==> flow/design.v <==
`timescale 1ns / 1ps
module Register #(parameter [15:0] RESET_VALUE = 16'h0000) (I, E, FunSel, Clock, Reset, Q);
    input wire [15:0] I;
    input wire E;
    input wire [2:0] FunSel;
    input wire Clock;
    input wire Reset;  
    output reg [15:0] Q;
    always @(posedge Clock) begin
        if (~Reset)
            Q <= RESET_VALUE;
        else if(E) begin
            case(FunSel)
                3'b000: Q <= Q - 16'd1;
                3'b001: Q <= Q + 16'd1;
                3'b010: Q <= I;
                3'b011: Q <= 16'b0;
                3'b100: Q <= {8'b0, I[7:0]};
                3'b101: Q[7:0] <= I[7:0];
                3'b110: Q[15:8] <= I[7:0];
                3'b111: Q[15:0] <= { {8{I[7]}}, I[7:0] };
            endcase
        end
    end
endmodule
`timescale 1ns / 1ps
module RegisterFile(I, OutASel, OutBSel, FunSel, RegSel, ScrSel, Clock, Reset, OutA, OutB);
    input wire [15:0] I;
    input wire [2:0] OutASel;
    input wire [2:0] OutBSel;
    input wire [2:0] FunSel;
    input wire [3:0] RegSel;
    input wire [3:0] ScrSel;
    input wire Clock;
    input wire Reset;
    output reg [15:0] OutA;
    output reg [15:0] OutB;
    wire [15:0] R1_Q, R2_Q, R3_Q, R4_Q;
    wire [15:0] S1_Q, S2_Q, S3_Q, S4_Q;
    Register R1(.I(I), .E(~RegSel[3]), .FunSel(FunSel), .Clock(Clock), .Reset(Reset), .Q(R1_Q));
    Register R2(.I(I), .E(~RegSel[2]), .FunSel(FunSel), .Clock(Clock), .Reset(Reset), .Q(R2_Q));
    Register R3(.I(I), .E(~RegSel[1]), .FunSel(FunSel), .Clock(Clock), .Reset(Reset), .Q(R3_Q));
    Register R4(.I(I), .E(~RegSel[0]), .FunSel(FunSel), .Clock(Clock), .Reset(Reset), .Q(R4_Q));
    Register S1(.I(I), .E(~ScrSel[3]), .FunSel(FunSel), .Clock(Clock), .Reset(Reset), .Q(S1_Q));
    Register S2(.I(I), .E(~ScrSel[2]), .FunSel(FunSel), .Clock(Clock), .Reset(Reset), .Q(S2_Q));
    Register S3(.I(I), .E(~ScrSel[1]), .FunSel(FunSel), .Clock(Clock), .Reset(Reset), .Q(S3_Q));
    Register S4(.I(I), .E(~ScrSel[0]), .FunSel(FunSel), .Clock(Clock), .Reset(Reset), .Q(S4_Q));
    always @(*) begin
        case(OutASel)
            3'b000: OutA = R1_Q;
            3'b001: OutA = R2_Q;
            3'b010: OutA = R3_Q;
            3'b011: OutA = R4_Q;
            3'b100: OutA = S1_Q;
            3'b101: OutA = S2_Q;
            3'b110: OutA = S3_Q;
            3'b111: OutA = S4_Q;
        endcase
        case(OutBSel)
            3'b000: OutB = R1_Q;
            3'b001: OutB = R2_Q;
            3'b010: OutB = R3_Q;
            3'b011: OutB = R4_Q;
            3'b100: OutB = S1_Q;
            3'b101: OutB = S2_Q;
            3'b110: OutB = S3_Q;
            3'b111: OutB = S4_Q;
        endcase
    end
endmodule
`timescale 1ns / 1ps
module AddressRegisterFile(I, OutCSel, OutDSel, FunSel, RegSel, Clock, Reset, OutC, OutD);
    input wire [15:0] I;
    input wire [1:0] OutCSel;
    input wire [1:0] OutDSel;
    input wire [2:0] FunSel;
    input wire [2:0] RegSel;
    input Clock;
    input Reset;
    output reg [15:0] OutC;
    output reg [15:0] OutD;
    wire [15:0] PC_Q, AR_Q, SP_Q;
    Register #(.RESET_VALUE(16'd0))   PC(.I(I), .E(~RegSel[2]), .FunSel(FunSel), .Clock(Clock), .Reset(Reset), .Q(PC_Q));
    Register #(.RESET_VALUE(16'd0))   AR(.I(I), .E(~RegSel[1]), .FunSel(FunSel), .Clock(Clock), .Reset(Reset), .Q(AR_Q));
    Register #(.RESET_VALUE(16'd255)) SP(.I(I), .E(~RegSel[0]), .FunSel(FunSel), .Clock(Clock), .Reset(Reset), .Q(SP_Q));
    always @(*) begin
        case(OutCSel)
            2'b00: OutC = PC_Q;
            2'b01: OutC = PC_Q;
            2'b10: OutC = AR_Q;
            2'b11: OutC = SP_Q;
        endcase
        case(OutDSel)
            2'b00: OutD = PC_Q;
            2'b01: OutD = PC_Q;
            2'b10: OutD = AR_Q;
            2'b11: OutD = SP_Q;
        endcase
    end
endmodule
`timescale 1ns / 1ps
module InstructionRegister(I, Write, LH, Clock, Reset, IROut, IRNext);
    input wire [7:0] I;
    input wire Write;
    input wire LH;
    input wire Clock;
    input wire Reset;
    output reg [15:0] IROut;
    output reg [15:0] IRNext;  
    always @(*) begin
        IRNext = IROut;
        if(Write) begin
            case(LH)
                1'b0: IRNext[7:0] = I;
                1'b1: IRNext[15:8] = I;
            endcase
        end
        if (~Reset)
            IRNext = 16'b0;
    end
    always @(posedge Clock) begin
        IROut <= IRNext;
    end
endmodule
`timescale 1ns / 1ps
module ArithmeticLogicUnit(A, B, FunSel, WF, Clock, Reset, ALUOut, FlagsOut, FlagsNext);
    input wire [15:0] A;
    input wire [15:0] B;
    input wire [4:0] FunSel;
    input wire WF;
    input wire Clock;
    input wire Reset;
    output reg [15:0] ALUOut;
    output reg [3:0] FlagsOut;  
    output reg [3:0] FlagsNext;  
    reg Z, C, N, O;
    reg [15:0] comp;  
    always @(*) begin
        C = 1'b0;
        N = 1'b0;
        O = 1'b0;
        comp = ~B;
        ALUOut = 16'b0;
        case(FunSel)
            5'b00000: ALUOut = {8'b0, A[7:0]};
            5'b00001: ALUOut = {8'b0, B[7:0]};
            5'b00010: ALUOut = {8'b0, ~A[7:0]};
            5'b00011: ALUOut = {8'b0, ~B[7:0]};
            5'b00100:  begin  
                ALUOut = 16'b0;
                {C, ALUOut[7:0]} = A[7:0] + B[7:0];
                    if ((~A[7] == ALUOut[7]) && (~B[7] == ALUOut[7]))
                       O = 1;
                   else
                       O = 0;
            end
            5'b00101:  begin  
                ALUOut = 16'b0;
                {C, ALUOut[7:0]} = A[7:0] + B[7:0] + FlagsOut[2];
                    if ((~A[7] == ALUOut[7]) && (~B[7] == ALUOut[7]))
                       O = 1;
                   else
                       O = 0;
            end
            5'b00110: begin  
                ALUOut = 16'b0;
                {C, ALUOut[7:0]} = A[7:0] + comp[7:0] + 1;
                if ((~A[7] == ALUOut[7]) && (B[7] == ALUOut[7]))
                    O = 1;
                else
                    O = 0;
            end
            5'b00111: ALUOut = {8'b0, A[7:0] & B[7:0]};
            5'b01000: ALUOut = {8'b0, A[7:0] | B[7:0]};
            5'b01001: ALUOut = {8'b0, A[7:0] ^ B[7:0]};
            5'b01010: ALUOut = {8'b0, ~(A[7:0] & B[7:0])};
            5'b01011: begin  
                ALUOut = {8'b0, A[6:0], 1'b0};
                C = A[7];
            end
            5'b01100: begin  
                ALUOut = {8'b0, 1'b0, A[7:1]};
                C = A[0];
            end
            5'b01101: begin  
                ALUOut = {8'b0, A[7], A[7:1]};
                C = A[0];
            end
            5'b01110: begin  
                C = A[7];
                ALUOut = {8'b0, A[6:0], FlagsOut[2]};
            end
            5'b01111: begin  
                C = A[0];
                ALUOut = {8'b0, FlagsOut[2], A[7:1]};
            end
            5'b10000: ALUOut = A;
            5'b10001: ALUOut = B;
            5'b10010: ALUOut = ~A;
            5'b10011: ALUOut = ~B;
            5'b10100: begin  
                {C, ALUOut} = A + B;
                if ((~A[15] == ALUOut[15]) && (~B[15] == ALUOut[15]))
                    O = 1;
                else
                    O = 0;
            end
            5'b10101: begin  
                {C, ALUOut} = A + B + FlagsOut[2];
                if ((~A[15] == ALUOut[15]) && (~B[15] == ALUOut[15]))
                    O = 1;
                else
                    O = 0;
            end
            5'b10110: begin  
                {C, ALUOut} = A + comp + 1;
                if ((~A[15] == ALUOut[15]) && (B[15] == ALUOut[15]))
                    O = 1;
                else
                    O = 0;
            end
            5'b10111: ALUOut = A & B;
            5'b11000: ALUOut = A | B;
            5'b11001: ALUOut = A ^ B;
            5'b11010: ALUOut = ~(A & B);
            5'b11011: begin  
                ALUOut = {A[14:0], 1'b0};
                C = A[15];
            end
            5'b11100: begin  
                ALUOut = {1'b0, A[15:1]};
                C = A[0];
            end
            5'b11101: begin  
                ALUOut = {A[15], A[15:1]};
                C = A[0];
            end
            5'b11110: begin  
                C = A[15];
                ALUOut = {A[14:0], FlagsOut[2]};
            end
            5'b11111: begin  
                C = A[0];
                ALUOut = {FlagsOut[2], A[15:1]};
            end
        endcase
        if ((FunSel[4] && ALUOut == 16'b0) || (~FunSel[4] && ALUOut[7:0] == 8'b0))
            Z = 1;
        else
            Z = 0;
        if ((FunSel != 5'b01101) && (FunSel != 5'b11101)) begin
            if ((FunSel[4] && ALUOut[15]) || (~FunSel[4] && ALUOut[7]))
                N = 1;
            else
                N = 0;
        end
    end
    always @(*) begin
        FlagsNext = FlagsOut;
        if(WF) begin
            case (FunSel[3:0])
                4'b0100: begin
                    FlagsNext[0] = O;
                    FlagsNext[2] = C;
                end
                4'b0101: begin
                    FlagsNext[0] = O;
                    FlagsNext[2] = C;
                end
                4'b0110: begin
                    FlagsNext[0] = O;
                    FlagsNext[2] = C;
                end
                4'b1011: FlagsNext[2] = C;
                4'b1100: FlagsNext[2] = C;
                4'b1101: FlagsNext[2] = C;
                4'b1110: FlagsNext[2] = C;
                4'b1111: FlagsNext[2] = C;
                default: ;
            endcase
            if ((FunSel != 5'b01101) && (FunSel != 5'b11101))
                FlagsNext[1] = N;
            FlagsNext[3] = Z;
        end
        if (~Reset)
            FlagsNext = 4'b0;
    end
    always @(posedge Clock) begin
        FlagsOut <= FlagsNext;
    end
endmodule
`timescale 1ns / 1ps
module ArithmeticLogicUnitSystem(
    RF_OutASel, RF_OutBSel, RF_FunSel, RF_RegSel, RF_ScrSel, ALU_FunSel, ALU_WF, ARF_OutCSel,
    ARF_OutDSel, ARF_FunSel, ARF_RegSel, IR_LH, IR_Write, Mem_WR, Mem_CS, MuxASel, MuxBSel, MuxCSel, Clock,
    Reset, MemData, Address, MuxCOut, IRNext, FlagsNext
    );
    input wire [2:0] RF_OutASel, RF_OutBSel, RF_FunSel;
    input wire [3:0] RF_RegSel, RF_ScrSel;
    input wire [4:0] ALU_FunSel;
    input wire ALU_WF;
    input wire [1:0] ARF_OutCSel, ARF_OutDSel;
    input wire [2:0] ARF_FunSel, ARF_RegSel;
    input wire IR_LH, IR_Write;
    input wire Mem_WR, Mem_CS;
    input wire [1:0] MuxASel, MuxBSel;
    input wire MuxCSel;
    input wire Clock;
    input wire Reset;
    input wire [7:0] MemData;
    output wire [15:0] Address;
    output reg [7:0] MuxCOut;
    output wire [15:0] IRNext;
    output wire [3:0] FlagsNext;
    reg [15:0] MuxAOut, MuxBOut;
    wire [15:0] OutA, OutB, OutC;
    wire [15:0] ALUOut;
    wire [15:0] IRFull;
    wire [7:0] IROut;
    wire [3:0] FlagsOut;
    wire [7:0] MemOut;
    assign MemOut = (~Mem_WR && ~Mem_CS) ? MemData : 8'h00;
    assign IROut = IRFull[7:0];
    RegisterFile RF(.I(MuxAOut), .OutASel(RF_OutASel), .OutBSel(RF_OutBSel), .FunSel(RF_FunSel),
        .RegSel(RF_RegSel), .ScrSel(RF_ScrSel), .Clock(Clock), .Reset(Reset), .OutA(OutA), .OutB(OutB));
    AddressRegisterFile ARF(.I(MuxBOut), .OutCSel(ARF_OutCSel), .OutDSel(ARF_OutDSel), .FunSel(ARF_FunSel),
        .RegSel(ARF_RegSel), .Clock(Clock), .Reset(Reset), .OutC(OutC), .OutD(Address));
    InstructionRegister IR(.I(MemOut), .Write(IR_Write), .LH(IR_LH), .Clock(Clock), .Reset(Reset),
        .IROut(IRFull), .IRNext(IRNext));
    ArithmeticLogicUnit ALU(.A(OutA), .B(OutB), .FunSel(ALU_FunSel), .WF(ALU_WF), .Clock(Clock), .Reset(Reset),
        .ALUOut(ALUOut), .FlagsOut(FlagsOut), .FlagsNext(FlagsNext));
    always @(*) begin
        case(MuxASel)
            2'b00: MuxAOut = ALUOut;
            2'b01: MuxAOut = OutC;
            2'b10: MuxAOut = {8'b0, MemOut};
            2'b11: MuxAOut = {8'b0, IROut};
        endcase
        case(MuxBSel)
            2'b00: MuxBOut = ALUOut;
            2'b01: MuxBOut = OutC;
            2'b10: MuxBOut = {8'b0, MemOut};
            2'b11: MuxBOut = {8'b0, IROut};
        endcase
        case(MuxCSel)
            1'b0: MuxCOut = ALUOut[7:0];
            1'b1: MuxCOut = ALUOut[15:8];
        endcase
    end
endmodule
`timescale 1ns / 1ps
module CPUSystem(Clock, Reset, T, Mem_Address, Mem_WData, Mem_RData, Mem_Read, Mem_Write);
    input wire Clock;
    input wire Reset;
    output wire [7:0] T;
    output wire [15:0] Mem_Address;
    output wire [7:0] Mem_WData;
    input wire [7:0] Mem_RData;
    output wire Mem_Read;
    output wire Mem_Write;
    reg [2:0] RF_OutASel, RF_OutBSel, RF_FunSel;
    reg [3:0] RF_RegSel, RF_ScrSel;
    reg [4:0] ALU_FunSel;
    reg ALU_WF;
    reg [1:0] ARF_OutCSel, ARF_OutDSel;
    reg [2:0] ARF_FunSel, ARF_RegSel;
    reg IR_LH, IR_Write;
    reg Mem_WR, Mem_CS;
    reg [1:0] MuxASel, MuxBSel;
    reg MuxCSel;
    reg [5:0] D;
    reg [1:0] RSEL;
    reg S;
    reg [2:0] DSTREG, SREG1, SREG2;
    reg [7:0] _T;
    reg [7:0] T_n;
    reg [2:0] q_RF_OutASel, q_RF_OutBSel, q_RF_FunSel;
    reg [3:0] q_RF_RegSel, q_RF_ScrSel;
    reg [4:0] q_ALU_FunSel;
    reg q_ALU_WF;
    reg [1:0] q_ARF_OutCSel, q_ARF_OutDSel;
    reg [2:0] q_ARF_FunSel, q_ARF_RegSel;
    reg q_IR_LH, q_IR_Write;
    reg q_Mem_WR, q_Mem_CS;
    reg [1:0] q_MuxASel, q_MuxBSel;
    reg q_MuxCSel;
    reg [5:0] q_D;
    reg [1:0] q_RSEL;
    reg q_S;
    reg [2:0] q_DSTREG, q_SREG1, q_SREG2;
    reg [7:0] q_T;
    reg [7:0] q_Tout;
    wire [15:0] IRNext;
    wire [3:0] FlagsNext;
    ArithmeticLogicUnitSystem _ALUSystem(.RF_OutASel(q_RF_OutASel), .RF_OutBSel(q_RF_OutBSel), .RF_FunSel(q_RF_FunSel),
        .RF_RegSel(q_RF_RegSel), .RF_ScrSel(q_RF_ScrSel), .ALU_FunSel(q_ALU_FunSel), .ALU_WF(q_ALU_WF), .ARF_OutCSel(q_ARF_OutCSel),
        .ARF_OutDSel(q_ARF_OutDSel), .ARF_FunSel(q_ARF_FunSel), .ARF_RegSel(q_ARF_RegSel), .IR_LH(q_IR_LH), .IR_Write(q_IR_Write),
        .Mem_WR(q_Mem_WR), .Mem_CS(q_Mem_CS), .MuxASel(q_MuxASel), .MuxBSel(q_MuxBSel), .MuxCSel(q_MuxCSel), .Clock(Clock),
        .Reset(Reset), .MemData(Mem_RData), .Address(Mem_Address), .MuxCOut(Mem_WData), .IRNext(IRNext), .FlagsNext(FlagsNext)
    );
    assign T = q_Tout;
    assign Mem_Read = ~q_Mem_CS & ~q_Mem_WR;
    assign Mem_Write = ~q_Mem_CS & q_Mem_WR;
    always @(posedge Clock) begin
        q_RF_OutASel <= RF_OutASel; q_RF_OutBSel <= RF_OutBSel; q_RF_FunSel <= RF_FunSel;
        q_RF_RegSel <= RF_RegSel; q_RF_ScrSel <= RF_ScrSel;
        q_ALU_FunSel <= ALU_FunSel; q_ALU_WF <= ALU_WF;
        q_ARF_OutCSel <= ARF_OutCSel; q_ARF_OutDSel <= ARF_OutDSel;
        q_ARF_FunSel <= ARF_FunSel; q_ARF_RegSel <= ARF_RegSel;
        q_IR_LH <= IR_LH; q_IR_Write <= IR_Write;
        q_Mem_WR <= Mem_WR; q_Mem_CS <= Mem_CS;
        q_MuxASel <= MuxASel; q_MuxBSel <= MuxBSel; q_MuxCSel <= MuxCSel;
        q_D <= D; q_RSEL <= RSEL; q_S <= S;
        q_DSTREG <= DSTREG; q_SREG1 <= SREG1; q_SREG2 <= SREG2;
        q_T <= _T; q_Tout <= T_n;
    end
    always @(*) begin
        RF_OutASel = q_RF_OutASel; RF_OutBSel = q_RF_OutBSel; RF_FunSel = q_RF_FunSel;
        RF_RegSel = q_RF_RegSel; RF_ScrSel = q_RF_ScrSel;
        ALU_FunSel = q_ALU_FunSel; ALU_WF = q_ALU_WF;
        ARF_OutCSel = q_ARF_OutCSel; ARF_OutDSel = q_ARF_OutDSel;
        ARF_FunSel = q_ARF_FunSel; ARF_RegSel = q_ARF_RegSel;
        IR_LH = q_IR_LH; IR_Write = q_IR_Write;
        Mem_WR = q_Mem_WR; Mem_CS = q_Mem_CS;
        MuxASel = q_MuxASel; MuxBSel = q_MuxBSel; MuxCSel = q_MuxCSel;
        D = q_D; RSEL = q_RSEL; S = q_S;
        DSTREG = q_DSTREG; SREG1 = q_SREG1; SREG2 = q_SREG2;
        _T = q_T; T_n = q_Tout;
        if (~Reset) begin
            RF_OutASel = 3'b0; RF_OutBSel = 3'b0; RF_FunSel = 3'b0;
            ALU_FunSel = 5'b0; ALU_WF = 1'b0;
            ARF_OutCSel = 2'b0; ARF_OutDSel = 2'b0; ARF_FunSel = 3'b0;
            IR_LH = 1'b0; Mem_WR = 1'b0;
            MuxASel = 2'b0; MuxBSel = 2'b0; MuxCSel = 1'b0;
            D = 6'b0; RSEL = 2'b0; S = 1'b0;
            DSTREG = 3'b0; SREG1 = 3'b0; SREG2 = 3'b0;
            T_n = 8'd0;
            _T = 8'd1;
            IR_Write = 1'b0;
            Mem_CS = 1'b1;
            resetSel();
        end
        else begin
            case (_T)
                8'd1: begin
                    T_n = _T;
                    RF_RegSel = 4'b1111;
                    RF_ScrSel = 4'b1111;
                    Mem_CS = 1'b0;
                    Mem_WR = 1'b0;
                    IR_Write = 1'b1;
                    IR_LH = 1'b0;
                    ARF_OutDSel = 2'b00;
                    ARF_RegSel = 3'b011;
                    ARF_FunSel = 3'b001;
                    _T = 8'd2;
                end
                8'd2: begin
                    T_n = _T;
                    IR_LH = 1'b1;
                    _T = 8'd4;
                end
                8'd4: begin
                    T_n = _T;
                    IR_Write = 1'b0;
                    resetSel();
                    decode(IRNext);
                    case (D)
                        6'h00: branch_1();
                        6'h01: begin
                            if (~FlagsNext[3])
                                branch_1();
                            else _T =  8'd1;
                        end
                        6'h02: begin
                            if (FlagsNext[3])
                                branch_1();
                            else _T =  8'd1;
                        end
                        6'h03: begin
                            inc_dec_sp(1'b0);
                            _T = 8'd8;
                        end
                        6'h04: push_1();
                        6'h05: inc_dec_1();
                        6'h06: inc_dec_1();
                        6'h07: one_sreg_1();
                        6'h08: one_sreg_1();
                        6'h09: one_sreg_1();
                        6'h0A: one_sreg_1();
                        6'h0B: one_sreg_1();
                        6'h0C: two_sreg_1();
                        6'h0D: two_sreg_1();
                        6'h0E: one_sreg_1();
                        6'h0F: two_sreg_1();
                        6'h10: two_sreg_1();
                        6'h11: mov(1'b1);
                        6'h12: ldr_1();
                        6'h13: str_1();
                        6'h14: mov(1'b0);
                        6'h15: two_sreg_1();
                        6'h16: two_sreg_1();
                        6'h17: two_sreg_1();
                        6'h18: one_sreg_1();
                        6'h19: two_sreg_1();
                        6'h1A: two_sreg_1();
                        6'h1B: two_sreg_1();
                        6'h1C: two_sreg_1();
                        6'h1D: two_sreg_1();
                        6'h1E: branch_1();
                        6'h1F: begin
                            inc_dec_sp(1'b0);
                            _T = 8'd8;
                        end
                        6'h20: ldrim();
                        6'h21: strim_1();
                    endcase
                end
                8'd8: begin
                    T_n = _T;
                    resetSel();
                    case (D)
                        6'h00: branch_2();
                        6'h01: branch_2();
                        6'h02: branch_2();
                        6'h03: pop_1();
                        6'h04: push_2();
                        6'h05: inc_dec_2(3'b001);
                        6'h06: inc_dec_2(3'b000);
                        6'h07: one_sreg_2(5'b11011, 1'b0);
                        6'h08: one_sreg_2(5'b11100, 1'b0);
                        6'h09: one_sreg_2(5'b11101, 1'b0);
                        6'h0A: one_sreg_2(5'b11110, 1'b0);
                        6'h0B: one_sreg_2(5'b11111, 1'b0);
                        6'h0C: two_sreg_2();
                        6'h0D: two_sreg_2();
                        6'h0E: one_sreg_2(5'b10010, 1'b0);
                        6'h0F: two_sreg_2();
                        6'h10: two_sreg_2();
                        6'h12: ldr_2();
                        6'h13: str_2();
                        6'h15: two_sreg_2();
                        6'h16: two_sreg_2();
                        6'h17: two_sreg_2();
                        6'h18: one_sreg_2(5'b10000, S);
                        6'h19: two_sreg_2();
                        6'h1A: two_sreg_2();
                        6'h1B: two_sreg_2();
                        6'h1C: two_sreg_2();
                        6'h1D: two_sreg_2();
                        6'h1E: bx_1();
                        6'h1F: bl_1();
                        6'h21: strim_2();
                    endcase
                end
                8'd16: begin
                    T_n = _T;
                    resetSel();
                    case (D)
                        6'h00: branch_3();
                        6'h01: branch_3();
                        6'h02: branch_3();
                        6'h03: pop_2();
                        6'h0C: two_sreg_3(5'b10111, 1'b0);
                        6'h0D: two_sreg_3(5'b11000, 1'b0);
                        6'h0F: two_sreg_3(5'b11001, 1'b0);
                        6'h10: two_sreg_3(5'b11010, 1'b0);
                        6'h15: two_sreg_3(5'b10100, 1'b0);
                        6'h16: two_sreg_3(5'b10101, 1'b0);
                        6'h17: two_sreg_3(5'b10110, 1'b0);
                        6'h19: two_sreg_3(5'b10100, S);
                        6'h1A: two_sreg_3(5'b10110, S);
                        6'h1B: two_sreg_3(5'b10111, S);
                        6'h1C: two_sreg_3(5'b11000, S);
                        6'h1D: two_sreg_3(5'b11001, S);
                        6'h1E: bx_2();
                        6'h1F: bl_2();
                        6'h21: strim_3();
                    endcase
                end
                8'd32: begin
                    T_n = _T;
                    resetSel();
                    case (D)
                        6'h1E: bx_3();
                        6'h1F: bl_3();
                        6'h21: strim_4();
                    endcase
                end
                 8'd64: begin
                    T_n = _T;
                    resetSel();
                    case (D)
                        6'h21: begin
                            strim_5();
                        end
                    endcase
                end
                default: resetSel();
            endcase
        end
    end
    task decode (input [15:0] IR);
    begin
        D = IR[15:10];
        RSEL = IR[9:8];
        S = IR[9];
        DSTREG = IR[8:6];
        SREG1 = IR[5:3];
        SREG2 = IR[2:0];
    end
    endtask
    task resetSel ();
    begin
        Mem_CS = 1'b1;
        ARF_RegSel = 3'b111;
        RF_RegSel = 4'b1111;
        RF_ScrSel = 4'b1111;
    end
    endtask
    task branch_1 ();
    begin
        ARF_OutCSel = 2'b00;  
        MuxASel = 2'b01;  
        RF_ScrSel = 4'b0111;  
        RF_FunSel = 3'b010;
        _T = 8'd8;
        end
    endtask
    task branch_2 ();
    begin
        MuxASel = 2'b11;  
        RF_ScrSel = 4'b1011;  
        RF_FunSel = 3'b111;
        _T = 8'd16;
    end
    endtask
    task branch_3 ();
    begin
        RF_OutASel = 3'b100;  
        RF_OutBSel = 3'b101;  
        MuxBSel = 2'b00;
        ARF_RegSel = 3'b011;  
        ARF_FunSel = 3'b010;
        ALU_FunSel = 5'b10100;
        ALU_WF = 1'b0;
        _T = 8'd1;
    end
    endtask
    task inc_dec_sp (input id);
    begin
        ARF_RegSel = 3'b110;  
        ARF_FunSel = id ? 3'b000 : 3'b001;
    end
    endtask
    task  pop_1 ();
    begin
        Mem_CS = 1'b0;
        Mem_WR = 1'b0;  
        ARF_OutDSel = 2'b11;  
        MuxASel = 2'b10;  
        case (RSEL)
            2'b00: RF_RegSel = 4'b0111;  
            2'b01: RF_RegSel = 4'b1011;  
            2'b10: RF_RegSel = 4'b1101;  
            2'b11: RF_RegSel = 4'b1110;  
        endcase
        RF_FunSel = 3'b100;
        inc_dec_sp(1'b0);
        _T = 8'd16;
    end
    endtask
    task pop_2 ();
    begin
        Mem_CS = 1'b0;
        Mem_WR = 1'b0;  
        ARF_OutDSel = 2'b11;  
        MuxASel = 2'b10;  
        case (RSEL)
            2'b00: RF_RegSel = 4'b0111;  
            2'b01: RF_RegSel = 4'b1011;  
            2'b10: RF_RegSel = 4'b1101;  
            2'b11: RF_RegSel = 4'b1110;  
        endcase
        RF_FunSel = 3'b110;
        _T = 8'd1;
    end
    endtask
    task push_1 ();
    begin
        Mem_CS = 1'b0;
        Mem_WR = 1'b1;  
        ARF_OutDSel = 2'b11;  
        RF_OutASel = {1'b0, RSEL};
        MuxCSel = 1'b1;  
        ALU_FunSel = 5'b10000;
        ALU_WF = 1'b0;
        inc_dec_sp(1'b1);
        _T = 8'd8;
    end
    endtask
    task push_2 ();
    begin
        Mem_CS = 1'b0;
        Mem_WR = 1'b1;  
        ARF_OutDSel = 2'b11;  
        RF_OutASel = {1'b0, RSEL};
        MuxCSel = 1'b0;  
        ALU_FunSel = 5'b10000;
        ALU_WF = 1'b0;
        inc_dec_sp(1'b1);
        _T = 8'd1;
    end
    endtask
    task inc_dec_1 ();
    begin
        if (DSTREG[2]) begin
            case (DSTREG)
                3'b100: RF_RegSel = 4'b0111;  
                3'b101: RF_RegSel = 4'b1011;  
                3'b110: RF_RegSel = 4'b1101;  
                3'b111: RF_RegSel = 4'b1110;  
            endcase
            RF_FunSel = 3'b010;
        end
        else begin
            case (DSTREG)
                3'b000: ARF_RegSel = 3'b011;  
                3'b001: ARF_RegSel = 3'b011;  
                3'b010: ARF_RegSel = 3'b110;  
                3'b011: ARF_RegSel = 3'b101;  
            endcase
            ARF_FunSel = 3'b010;
        end
        if (SREG1[2]) begin
            RF_OutASel = {1'b0, SREG1[1:0]};
            ALU_FunSel = 5'b10000;
            ALU_WF = 1'b0;
            if (DSTREG[2])
                MuxASel = 2'b00;  
            else
                MuxBSel = 2'b00;  
        end
        else begin
            case (SREG1)
                3'b000: ARF_OutCSel = 2'b00;  
                3'b001: ARF_OutCSel = 2'b00;  
                3'b010: ARF_OutCSel = 2'b11;  
                3'b011: ARF_OutCSel = 2'b10;  
            endcase
            if (DSTREG[2])
                MuxASel = 2'b01;  
            else
                MuxBSel = 2'b01;  
        end
        _T = 8'd8;
    end
    endtask
    task inc_dec_2 (input [2:0] opcode);
    begin
        if (DSTREG[2]) begin
            case (DSTREG)
                3'b100: RF_RegSel = 4'b0111;  
                3'b101: RF_RegSel = 4'b1011;  
                3'b110: RF_RegSel = 4'b1101;  
                3'b111: RF_RegSel = 4'b1110;  
            endcase
            RF_FunSel = opcode;
        end
        else begin
            case (DSTREG)
                3'b000: ARF_RegSel = 3'b011;  
                3'b001: ARF_RegSel = 3'b011;  
                3'b010: ARF_RegSel = 3'b110;  
                3'b011: ARF_RegSel = 3'b101;  
            endcase
            ARF_FunSel = opcode;
        end
        _T = 8'd1;
    end
    endtask
    task one_sreg_1 ();
    begin
        if (~SREG1[2]) begin
            case (SREG1)
                3'b000: ARF_OutCSel = 2'b00;  
                3'b001: ARF_OutCSel = 2'b00;  
                3'b010: ARF_OutCSel = 2'b11;  
                3'b011: ARF_OutCSel = 2'b10;  
            endcase
            RF_ScrSel = 4'b0111;  
            MuxASel = 2'b01;  
            RF_FunSel = 3'b010;
        end
        _T = 8'd8;
    end
    endtask
    task one_sreg_2 (input [4:0] opcode, input s);
    begin
        if (SREG1[2])
            RF_OutASel = {1'b0, SREG1[1:0]};
        else
            RF_OutASel = 3'b100;  
        if (DSTREG[2]) begin
            case (DSTREG)
                3'b100: RF_RegSel = 4'b0111;  
                3'b101: RF_RegSel = 4'b1011;  
                3'b110: RF_RegSel = 4'b1101;  
                3'b111: RF_RegSel = 4'b1110;  
            endcase
            RF_FunSel = 3'b010;
            MuxASel = 2'b00;  
        end
        else begin
            case (DSTREG)
                3'b000: ARF_RegSel = 3'b011;  
                3'b001: ARF_RegSel = 3'b011;  
                3'b010: ARF_RegSel = 3'b110;  
                3'b011: ARF_RegSel = 3'b101;  
            endcase
            ARF_FunSel = 3'b010;
            MuxBSel = 2'b00;  
        end
        ALU_FunSel = opcode;
        ALU_WF = s;
        _T = 8'd1;
    end
    endtask
    task two_sreg_1 ();
    begin
        if (~SREG1[2]) begin
            case (SREG1)
                3'b000: ARF_OutCSel = 2'b00;  
                3'b001: ARF_OutCSel = 2'b00;  
                3'b010: ARF_OutCSel = 2'b11;  
                3'b011: ARF_OutCSel = 2'b10;  
            endcase
            RF_ScrSel = 4'b0111;  
            MuxASel = 2'b01;  
            RF_FunSel = 3'b010;
        end
        _T = 8'd8;
    end
    endtask
    task two_sreg_2 ();
    begin
       if (~SREG2[2]) begin
            case (SREG2)
                3'b000: ARF_OutCSel = 2'b00;  
                3'b001: ARF_OutCSel = 2'b00;  
                3'b010: ARF_OutCSel = 2'b11;  
                3'b011: ARF_OutCSel = 2'b10;  
            endcase
            RF_ScrSel = 4'b1011;  
            MuxASel = 2'b01;  
            RF_FunSel = 3'b010;
        end
        _T = 8'd16;
    end
    endtask
    task two_sreg_3 (input [4:0] opcode, input s);
    begin
        if (SREG1[2]) 
            RF_OutASel = {1'b0, SREG1[1:0]};
        else
            RF_OutASel = 3'b100;  
        if (SREG2[2])
            RF_OutBSel = {1'b0, SREG2[1:0]};
        else
            RF_OutBSel = 3'b101;  
        if (DSTREG[2]) begin
            case (DSTREG)
                3'b100: RF_RegSel = 4'b0111;  
                3'b101: RF_RegSel = 4'b1011;  
                3'b110: RF_RegSel = 4'b1101;  
                3'b111: RF_RegSel = 4'b1110;  
            endcase
            RF_FunSel = 3'b010;
            MuxASel = 2'b00;  
        end
        else begin
            case (DSTREG)
                3'b000: ARF_RegSel = 3'b011;  
                3'b001: ARF_RegSel = 3'b011;  
                3'b010: ARF_RegSel = 3'b110;  
                3'b011: ARF_RegSel = 3'b101;  
            endcase
            ARF_FunSel = 3'b010;
            MuxBSel = 2'b00;  
        end
        ALU_FunSel = opcode;
        ALU_WF = s;
        _T = 8'd1;
    end
    endtask
    task mov (input lh);
    begin
        case(RSEL)
            2'b00: RF_RegSel = 4'b0111;  
            2'b01: RF_RegSel = 4'b1011;  
            2'b10: RF_RegSel = 4'b1101;  
            2'b11: RF_RegSel = 4'b1110;  
        endcase
        RF_FunSel = lh ? 3'b110 : 3'b101;
        MuxASel = 2'b11;  
        _T = 8'd1;
    end
    endtask
    task ldr_1 ();
    begin
        Mem_CS = 1'b0;
        Mem_WR = 1'b0;  
        ARF_OutDSel = 2'b10;  
        MuxASel = 2'b10;  
        case (RSEL)
            2'b00: RF_RegSel = 4'b0111;  
            2'b01: RF_RegSel = 4'b1011;  
            2'b10: RF_RegSel = 4'b1101;  
            2'b11: RF_RegSel = 4'b1110;  
        endcase
        RF_FunSel = 3'b100;
        inc_dec_sp(1'b0);
        _T = 8'd8;
    end
    endtask
    task ldr_2 ();
    begin
        Mem_CS = 1'b0;
        Mem_WR = 1'b0;  
        ARF_OutDSel = 2'b10;  
        MuxASel = 2'b10;  
        case (RSEL)
            2'b00: RF_RegSel = 4'b0111;  
            2'b01: RF_RegSel = 4'b1011;  
            2'b10: RF_RegSel = 4'b1101;  
            2'b11: RF_RegSel = 4'b1110;  
        endcase
        RF_FunSel = 3'b110;
        inc_dec_sp(1'b1);
        _T = 8'd1;
    end
    endtask
    task str_1 ();
    begin
        Mem_CS = 1'b0;
        Mem_WR = 1'b1;  
        ARF_OutDSel = 2'b10;  
        RF_OutASel = {1'b0, RSEL};
        MuxCSel = 1'b0;  
        ALU_FunSel = 5'b10000;
        ALU_WF = 1'b0;
        inc_dec_sp(1'b0);
        _T = 8'd8;
    end
    endtask
    task str_2 ();
    begin
        Mem_CS = 1'b0;
        Mem_WR = 1'b1;  
        ARF_OutDSel = 2'b10;  
        RF_OutASel = {1'b0, RSEL};
        MuxCSel = 1'b1;  
        ALU_FunSel = 5'b10000;
        ALU_WF = 1'b0;
        inc_dec_sp(1'b1);
        _T = 8'd1;
    end
    endtask
    task bx_1 ();
    begin
        Mem_CS = 1'b0;
        Mem_WR = 1'b1;  
        ARF_OutDSel = 2'b11;  
        RF_OutASel = 3'b100;  
        MuxCSel = 1'b1;  
        ALU_FunSel = 5'b10000;
        ALU_WF = 1'b0;
        inc_dec_sp(1'b1);
        _T = 8'd16;
    end
    endtask
    task bx_2 ();
    begin
        Mem_CS = 1'b0;
        Mem_WR = 1'b1;  
        ARF_OutDSel = 2'b11;  
        RF_OutASel = 3'b100;  
        MuxCSel = 1'b0;  
        ALU_FunSel = 5'b10000;
        ALU_WF = 1'b0;
        inc_dec_sp(1'b1);
        _T = 8'd32;
    end
    endtask
    task bx_3 ();
    begin
        ARF_RegSel = 3'b011;  
        ARF_FunSel = 3'b010;
        RF_OutASel = {1'b0, RSEL};
        MuxBSel = 2'b00;  
        ALU_FunSel = 5'b10000;
        ALU_WF = 1'b0;
        _T = 8'd1;
    end
    endtask
    task bl_1 ();
    begin
        Mem_CS = 1'b0;
        Mem_WR = 1'b0;  
        ARF_OutDSel = 2'b11;  
        MuxBSel = 2'b10;  
        RF_ScrSel = 4'b0111;  
        RF_FunSel = 3'b100;
        inc_dec_sp(1'b0);
        _T = 8'd16;
    end
    endtask
    task bl_2 ();
    begin
        Mem_CS = 1'b0;
        Mem_WR = 1'b0;  
        ARF_OutDSel = 2'b11;  
        MuxBSel = 2'b10;  
        RF_ScrSel = 4'b0111;  
        RF_FunSel = 3'b110;
        _T = 8'd32;
    end
    endtask
    task bl_3 ();
    begin
        ARF_RegSel = 3'b011;  
        ARF_FunSel = 3'b010;
        RF_OutASel = 3'b100;  
        MuxBSel = 2'b00;  
        ALU_FunSel = 5'b10000;
        ALU_WF = 1'b0;
        _T = 8'd1;
    end
    endtask
    task ldrim ();
    begin
        case (RSEL)
            2'b00: RF_RegSel = 4'b0111;  
            2'b01: RF_RegSel = 4'b1011;  
            2'b10: RF_RegSel = 4'b1101;  
            2'b11: RF_RegSel = 4'b1110;  
        endcase
        RF_FunSel = 3'b100;
        MuxASel = 2'b11;  
        _T = 8'd1;
    end
    endtask
    task strim_1 ();
    begin
        RF_ScrSel = 4'b0111;  
        RF_FunSel = 3'b010;
        ARF_OutCSel = 2'b10;  
        MuxASel = 2'b01;  
        _T = 8'd8;
    end
    endtask
    task strim_2 ();
    begin
        RF_ScrSel = 4'b1011;  
        RF_FunSel = 3'b010;
        MuxASel = 2'b11;  
        _T = 8'd16;
    end
    endtask
    task strim_3 ();
    begin
        RF_OutASel = 3'b100;  
        RF_OutBSel = 3'b101;  
        ALU_FunSel = 5'b10100;
        ALU_WF = 1'b0;
        ARF_RegSel = 3'b101;  
        ARF_FunSel = 3'b010;
        MuxBSel = 2'b00;  
        _T = 8'd32;
    end
    endtask
    task strim_4 ();
    begin
        Mem_CS = 1'b0;
        Mem_WR = 1'b1;  
        ARF_OutDSel = 2'b10;  
        RF_OutASel = {1'b0, RSEL};
        MuxCSel = 1'b0;  
        ALU_FunSel = 5'b10000;
        ALU_WF = 1'b0;
        ARF_RegSel = 3'b101;  
        ARF_FunSel = 3'b001;
        _T = 8'd64;
    end
    endtask
    task strim_5 ();
    begin
        Mem_CS = 1'b0;
        Mem_WR = 1'b1;  
        ARF_OutDSel = 2'b10;  
        RF_OutASel = {1'b0, RSEL};
        MuxCSel = 1'b1;  
        ALU_FunSel = 5'b10000;
        ALU_WF = 1'b0;
        ARF_RegSel = 3'b101;  
        ARF_FunSel = 3'b001;
        _T = 8'd1;
    end
    endtask
endmodule
======== Reports on CPUSystem ========
What the tools print for CPUSystem, step after step.
Line numbers count from 1 in the design file above.
The mark n/a stands for no value.
set-up
  design top .............................. CPUSystem
  clock port .............................. Clock
  standard-cell library ................... sky130hd
  timing corner ........................... tt_025C_1v80

======== Elaborated design ========
Yosys after proc, flatten, opt, wreduce and memory -nomap, before mapping. Memory bits, and registers merged into a memory's read port (data or address), are not among the register bits. Print and check cells are not counted.
bit counts
  output and inout port bits .............. 34
  register bits after elaboration ......... 272
cells by class
  mux-type cells .......................... 187
  reductions and logical operators ........ 153
  eq/ne operators ......................... 245
  bitwise gates (word level) .............. 34
  $add $sub $neg .......................... 30
operators by type and width
  operator                                             count
  case mux 8 bit (select 6 bit)                        11
  case mux 8 bit (select 4 bit)                        12
  case mux 16 bit (select 8 bit)                       2
  case mux 8 bit (select 26 bit)                       1
  == test 6 x 5 -> 1 bit (second input constant)       30
  adder 16 x 1 -> 16 bit (second input constant)       11
  subtractor 16 x 1 -> 16 bit (second input constant)  11
  case mux 8 bit (select 16 bit)                       1
  case mux 16 bit (select 4 bit)                       2
  case mux 4 bit (select 4 bit)                        7
  == test 6 x 4 -> 1 bit (second input constant)       16
  case mux 16 bit (select 3 bit)                       2
  case mux 8 bit (select 2 bit)                        6
  == test 5 bit (second input constant)                16
  inequality test 3 bit (second input constant)        25
  == test 3 bit (second input constant)                24
  OR reduction 2 bit                                   31
  2-to-1 mux 3 bit                                     20
  case mux 8 bit (select 7 bit)                        1
  case mux 3 bit (select 3 bit)                        6
  case mux 3 bit (select 2 bit)                        9
  NOT 16 bit                                           3
  OR reduction 16 bit                                  3
  == test 3 x 2 -> 1 bit (second input constant)       16
  == test 6 x 3 -> 1 bit (second input constant)       8
  case mux 3 bit (select 8 bit)                        2
  AND reduction 2 bit                                  23
  2-to-1 mux 2 bit                                     22
Other operator kinds: 107; their cells: 328.

======== Longest topological paths ========
Depth = most cells in a row (Yosys ltp): at word level without a register or memory, in the mapped netlist without a sequential cell, where the memories' decode and read muxes count.
depth
  word-level depth ........................ 15
  ABC_AREA ................................ 0
  depth in mapped cells ................... 24
  gate-level depth less buffers ........... 20

======== Synthesis result ========
Yosys stat after the flow's synthesis: flattened, memories mapped to cells. It holds for the ABC_AREA given above (unset counts as 0); a run with the other value may have another netlist.
cells by type
  type                       count  total area (um^2)
  sky130_fd_sc_hd__dfxtp_1   237    4,744.55
  sky130_fd_sc_hd__a21oi_1   311    1.56E+03
  sky130_fd_sc_hd__nand2_1   408    1.53E+03
  sky130_fd_sc_hd__o21ai_0   295    1.48E+03
  sky130_fd_sc_hd__nor2_1    325    1,219.92
  sky130_fd_sc_hd__clkbuf_1  280    1.05E+03
  sky130_fd_sc_hd__ha_1      68     850.816
  sky130_fd_sc_hd__nand3_1   152    760.73
  sky130_fd_sc_hd__xnor2_1   85     744.464
  sky130_fd_sc_hd__mux2i_1   65     650.624
  sky130_fd_sc_hd__a22oi_1   71     533.011
  sky130_fd_sc_hd__nor3_1    98     490.47
  sky130_fd_sc_hd__or3_1     71     444.176
  sky130_fd_sc_hd__inv_1     111    416.65
  sky130_fd_sc_hd__a31oi_1   62     387.872
  sky130_fd_sc_hd__a221oi_1  42     367.853
  sky130_fd_sc_hd__o221ai_1  41     359.094
  sky130_fd_sc_hd__a211oi_1  47     352.838
Not listed: further types 91, cells in them 813.
synthesis totals
  buffers ................................. 352
  standard cells after synthesis .......... 3,582
  mapped flip-flops ....................... 237
  area of sequential cells ................ 4,744.6 um^2
  synthesis area .......................... 24,265.8 um^2
The figures by module come from a second, unflattened synthesis with its own total; it is not the netlist above.
unflattened totals
  cell total of the unflattened synthesis .. 4,835
  area (unflattened synthesis) ............ 34,669.5 um^2
Each row is one instance without its submodules.
modules
  module                      seq. area (um^2)  area (um^2)  cells  times used
  Register                    320.3             1,790.5      247    8
  CPUSystem                   1,401.3           5,557.8      785    1
  ArithmeticLogicUnit         80.1              4,997.3      749    1
  Register (RESET_VALUE=0)    320.3             1,790.5      247    2
  RegisterFile                0.0               2,135.8      308    1
  Register (RESET_VALUE=255)  320.3             1,883.1      277    1
  ArithmeticLogicUnitSystem   0.0               868.3        75     1
  AddressRegisterFile         0.0               701.9        109    1
  InstructionRegister         320.3             620.6        62     1

======== Timing after synthesis ========
Source: OpenSTA report_checks on the synthesized netlist (no wires, ideal clock, input and output delay 20% of the period each), path of least setup slack; recovery checks are left aside. Register names are those of the netlist, which keeps one name where synthesis merged equal registers.
timing after synthesis
  path kind ............................... register to output
  start point ............................. register q_RF_OutBSel[2]
  end point ............................... output port Mem_WData[7]
  arrival ................................. 3,925 ps
  driving pins on the path ................ 19
  path delay .............................. 3,925 ps
  period .................................. 12,000 ps
  path slack .............................. 5,675 ps
  period reached after synthesis .......... 6,325 ps
"path delay" = arrival - input delay + setup time.
A path that ends at an output port has no setup time.
"driving pins on the path": output pins that drive a net of the path, with the launching flip-flop's if there is one; two outputs of one cell count as two.
"period reached after synthesis" is the clock period less the worst setup slack; recovery checks do not enter. This is arithmetic on one report: input and output delays are still those of the set period (20% each).
The rows between start and end are the longest chain of elaborated cells between them; the timing report does not say that the signal goes this way. Where chains are equally long, one stands for them.
A line is the first line of the expression or statement that the cell stems from. Yosys adds cells for indexed reads and writes and turns some case tables into memories.
on the way, after synthesis
  cells stage by stage .................... sky130_fd_sc_hd__dfxtp_1 -> sky130_fd_sc_hd__buf_4 -> sky130_fd_sc_hd__nor2b_1 -> sky130_fd_sc_hd__buf_6 -> sky130_fd_sc_hd__a22o_1 -> sky130_fd_sc_hd__a221o_1 -> sky130_fd_sc_hd__o21a_1 -> sky130_fd_sc_hd__ha_1 -> sky130_fd_sc_hd__buf_2 -> sky130_fd_sc_hd__inv_1 -> sky130_fd_sc_hd__a221oi_2 -> sky130_fd_sc_hd__nand4_1 -> sky130_fd_sc_hd__a31o_1 -> sky130_fd_sc_hd__a311oi_2 -> sky130_fd_sc_hd__or3_1 -> sky130_fd_sc_hd__a21oi_1 -> sky130_fd_sc_hd__or4_1 -> sky130_fd_sc_hd__a21oi_2 -> sky130_fd_sc_hd__mux2i_1
  cells in the longest elaborated chain ... 7
  elaborated cells between the ends (all ways) .. 30
ends and longest elaborated chain, after synthesis
  what                            line  source
  from (decl)                     377   reg [2:0] q_RF_OutASel, q_RF_OutBSel, q_RF_FunSel;
  from (assign)                   405   q_RF_OutASel <= RF_OutASel; q_RF_OutBSel <= RF_OutBSel; q_RF_FunSel <= RF_FunSel;
  == test 3 bit                   59    case(OutBSel)
  case mux 16 bit (select 8 bit)  59
  NOT 16 bit                      142   comp = ~B;
  adder 16 x 16 -> 17 bit         216   {C, ALUOut} = A + comp + 1;
  adder 17 x 1 -> 17 bit          216
  case mux 8 bit (select 16 bit)  144   case(FunSel)
  case mux 8 bit (select 2 bit)   345   case(MuxCSel)
  to (decl)                       357   output wire [7:0] Mem_WData;

======== Timing after layout ========
Path of least setup slack in the final report of record 1 (OpenROAD, finished layout, wires in). Where an end is a register, its clock arrival counts in the times.
The path's times are printed in steps of 10 ps; the period is the one set.
timing after layout
  path kind ............................... register to output
  start point ............................. register q_RF_OutASel[2]
  end point ............................... output port Mem_WData[7]
  arrival ................................. 6,630 ps
  path slack .............................. 730 ps
  driving pins on the path ................ 17
  period .................................. 9,200 ps
The rows between start and end are the longest chain of elaborated cells between them; the timing report does not say that the signal goes this way. Where chains are equally long, one stands for them.
on the way, after layout
  cells stage by stage .................... sky130_fd_sc_hd__dfxtp_2 -> sky130_fd_sc_hd__nor2b_1 -> sky130_fd_sc_hd__a221oi_1 -> sky130_fd_sc_hd__o22ai_1 -> sky130_fd_sc_hd__inv_1 -> sky130_fd_sc_hd__ha_1 -> sky130_fd_sc_hd__inv_1 -> sky130_fd_sc_hd__a21oi_1 -> sky130_fd_sc_hd__nand4_1 -> sky130_fd_sc_hd__a31o_1 -> sky130_fd_sc_hd__a311oi_2 -> sky130_fd_sc_hd__or3_1 -> sky130_fd_sc_hd__a21oi_1 -> sky130_fd_sc_hd__or4_1 -> sky130_fd_sc_hd__a21oi_2 -> sky130_fd_sc_hd__mux2i_1 -> sky130_fd_sc_hd__clkdlybuf4s50_1
  cells in the longest elaborated chain ... 6
  elaborated cells between the ends (all ways) .. 30
ends and longest elaborated chain, after layout
  what                            line  source
  from (decl)                     377   reg [2:0] q_RF_OutASel, q_RF_OutBSel, q_RF_FunSel;
  from (assign)                   405   q_RF_OutASel <= RF_OutASel; q_RF_OutBSel <= RF_OutBSel; q_RF_FunSel <= RF_FunSel;
  == test 3 bit                   49    case(OutASel)
  case mux 16 bit (select 8 bit)  49
  adder 16 x 16 -> 17 bit         216   {C, ALUOut} = A + comp + 1;
  adder 17 x 1 -> 17 bit          216
  case mux 8 bit (select 16 bit)  144   case(FunSel)
  case mux 8 bit (select 2 bit)   345   case(MuxCSel)
  to (decl)                       357   output wire [7:0] Mem_WData;

Lab notebook: CPUSystem

Measured data: module CPUSystem, platform sky130hd, 4 stored runs of the flow under differing settings, order arbitrary. Input and output delays are each 20% of the period that was set; the output load is 0.01 pF.
By "period achieved" is meant the clock period of the run minus its worst setup slack. This is arithmetic on one report: input and output delays are still those of the set period (20% each).
"time used up by the worst setup path" is the time allowed to the run's worst setup path (the clock period less input and output delay, where it has them) less its slack. Clock arrival times count: a late capture clock shortens it, a late launch clock lengthens it.
"power": no workload was simulated; the value follows from the tool's default switching activity.
"time used up by the worst setup path" is known to 10 ps.

---- record 1 ----
settings
  CORE_UTILIZATION = 40
  period_ns = 9.2
  CAP_MARGIN = 20
  CORE_MARGIN = 2
  SLEW_MARGIN = 20
results
  total negative slack on setup checks .... 0 ps
  standard-cell area after layout ......... 25,748.4 um^2
  worst hold slack ........................ 454 ps
  setup slack of the critical path ........ 734 ps
  time used up by the worst setup path .... 6,630 ps
  critical path kind ...................... register to output
  die footprint ........................... 62,650.1 um^2
  utilization in the final report ......... 42.8 %
  power ................................... 4,456 uW
  cell area after synthesis ............... 24,265.8 um^2
  period achieved ......................... 8,466 ps

---- record 2 ----
settings
  CORE_UTILIZATION = 40
  SETUP_SLACK_MARGIN = 0.44
  period_ns = 9.2
  CAP_MARGIN = 20
  CORE_MARGIN = 2
  SLEW_MARGIN = 20
results
  total negative slack on setup checks .... 0 ps
  standard-cell area after layout ......... 25,750.9 um^2
  worst hold slack ........................ 454 ps
  setup slack of the critical path ........ 979 ps
  time used up by the worst setup path .... 6,380 ps
  critical path kind ...................... register to output
  die footprint ........................... 62,650.1 um^2
  utilization in the final report ......... 42.8 %
  power ................................... 4,458 uW
  cell area after synthesis ............... 24,265.8 um^2
  period achieved ......................... 8,221 ps

---- record 3 ----
settings
  ABC_AREA = 1
  CAP_MARGIN = 40
  CELL_PAD_IN_SITES_DETAIL_PLACEMENT = 1
  CORE_ASPECT_RATIO = 0.89
  CORE_UTILIZATION = 41
  CTS_CLUSTER_DIAMETER = 225
  CTS_CLUSTER_SIZE = 20
  HOLD_SLACK_MARGIN = 0.03
  MAX_ROUTING_LAYER = met5
  MIN_ROUTING_LAYER = met1
  PLACE_DENSITY_LB_ADDON = 0.09
  SLEW_MARGIN = 25
  period_ns = 7.06
  CORE_MARGIN = 2
results
  total negative slack on setup checks .... 0 ps
  standard-cell area after layout ......... 25,694.6 um^2
  worst hold slack ........................ 469 ps
  setup slack of the critical path ........ 359 ps
  time used up by the worst setup path .... 5,290 ps
  critical path kind ...................... register to output
  die footprint ........................... 60,945.7 um^2
  utilization in the final report ......... 44.3 %
  power ................................... 8,265 uW
  cell area after synthesis ............... 24,183.2 um^2
  period achieved ......................... 6,701 ps

---- record 4 ----
settings
  ABC_AREA = 1
  CAP_MARGIN = 10
  CELL_PAD_IN_SITES_DETAIL_PLACEMENT = 0
  CELL_PAD_IN_SITES_GLOBAL_PLACEMENT = 0
  CORE_ASPECT_RATIO = 0.82
  CORE_UTILIZATION = 30
  GPL_ROUTABILITY_DRIVEN = 1
  MAX_ROUTING_LAYER = met5
  MIN_ROUTING_LAYER = met2
  PLACE_DENSITY_LB_ADDON = 0.24
  SETUP_SLACK_MARGIN = 1.47
  SLEW_MARGIN = 30
  period_ns = 5.62
  CORE_MARGIN = 2
results
  total negative slack on setup checks .... 0 ps
  standard-cell area after layout ......... 29,684.7 um^2
  worst hold slack ........................ 462 ps
  setup slack of the critical path ........ 124 ps
  time used up by the worst setup path .... 4,370 ps
  critical path kind ...................... register to output
  die footprint ........................... 82,908.4 um^2
  utilization in the final report ......... 37.1 %
  power ................................... 13,215 uW
  cell area after synthesis ............... 24,183.2 um^2
  period achieved ......................... 5,496 ps
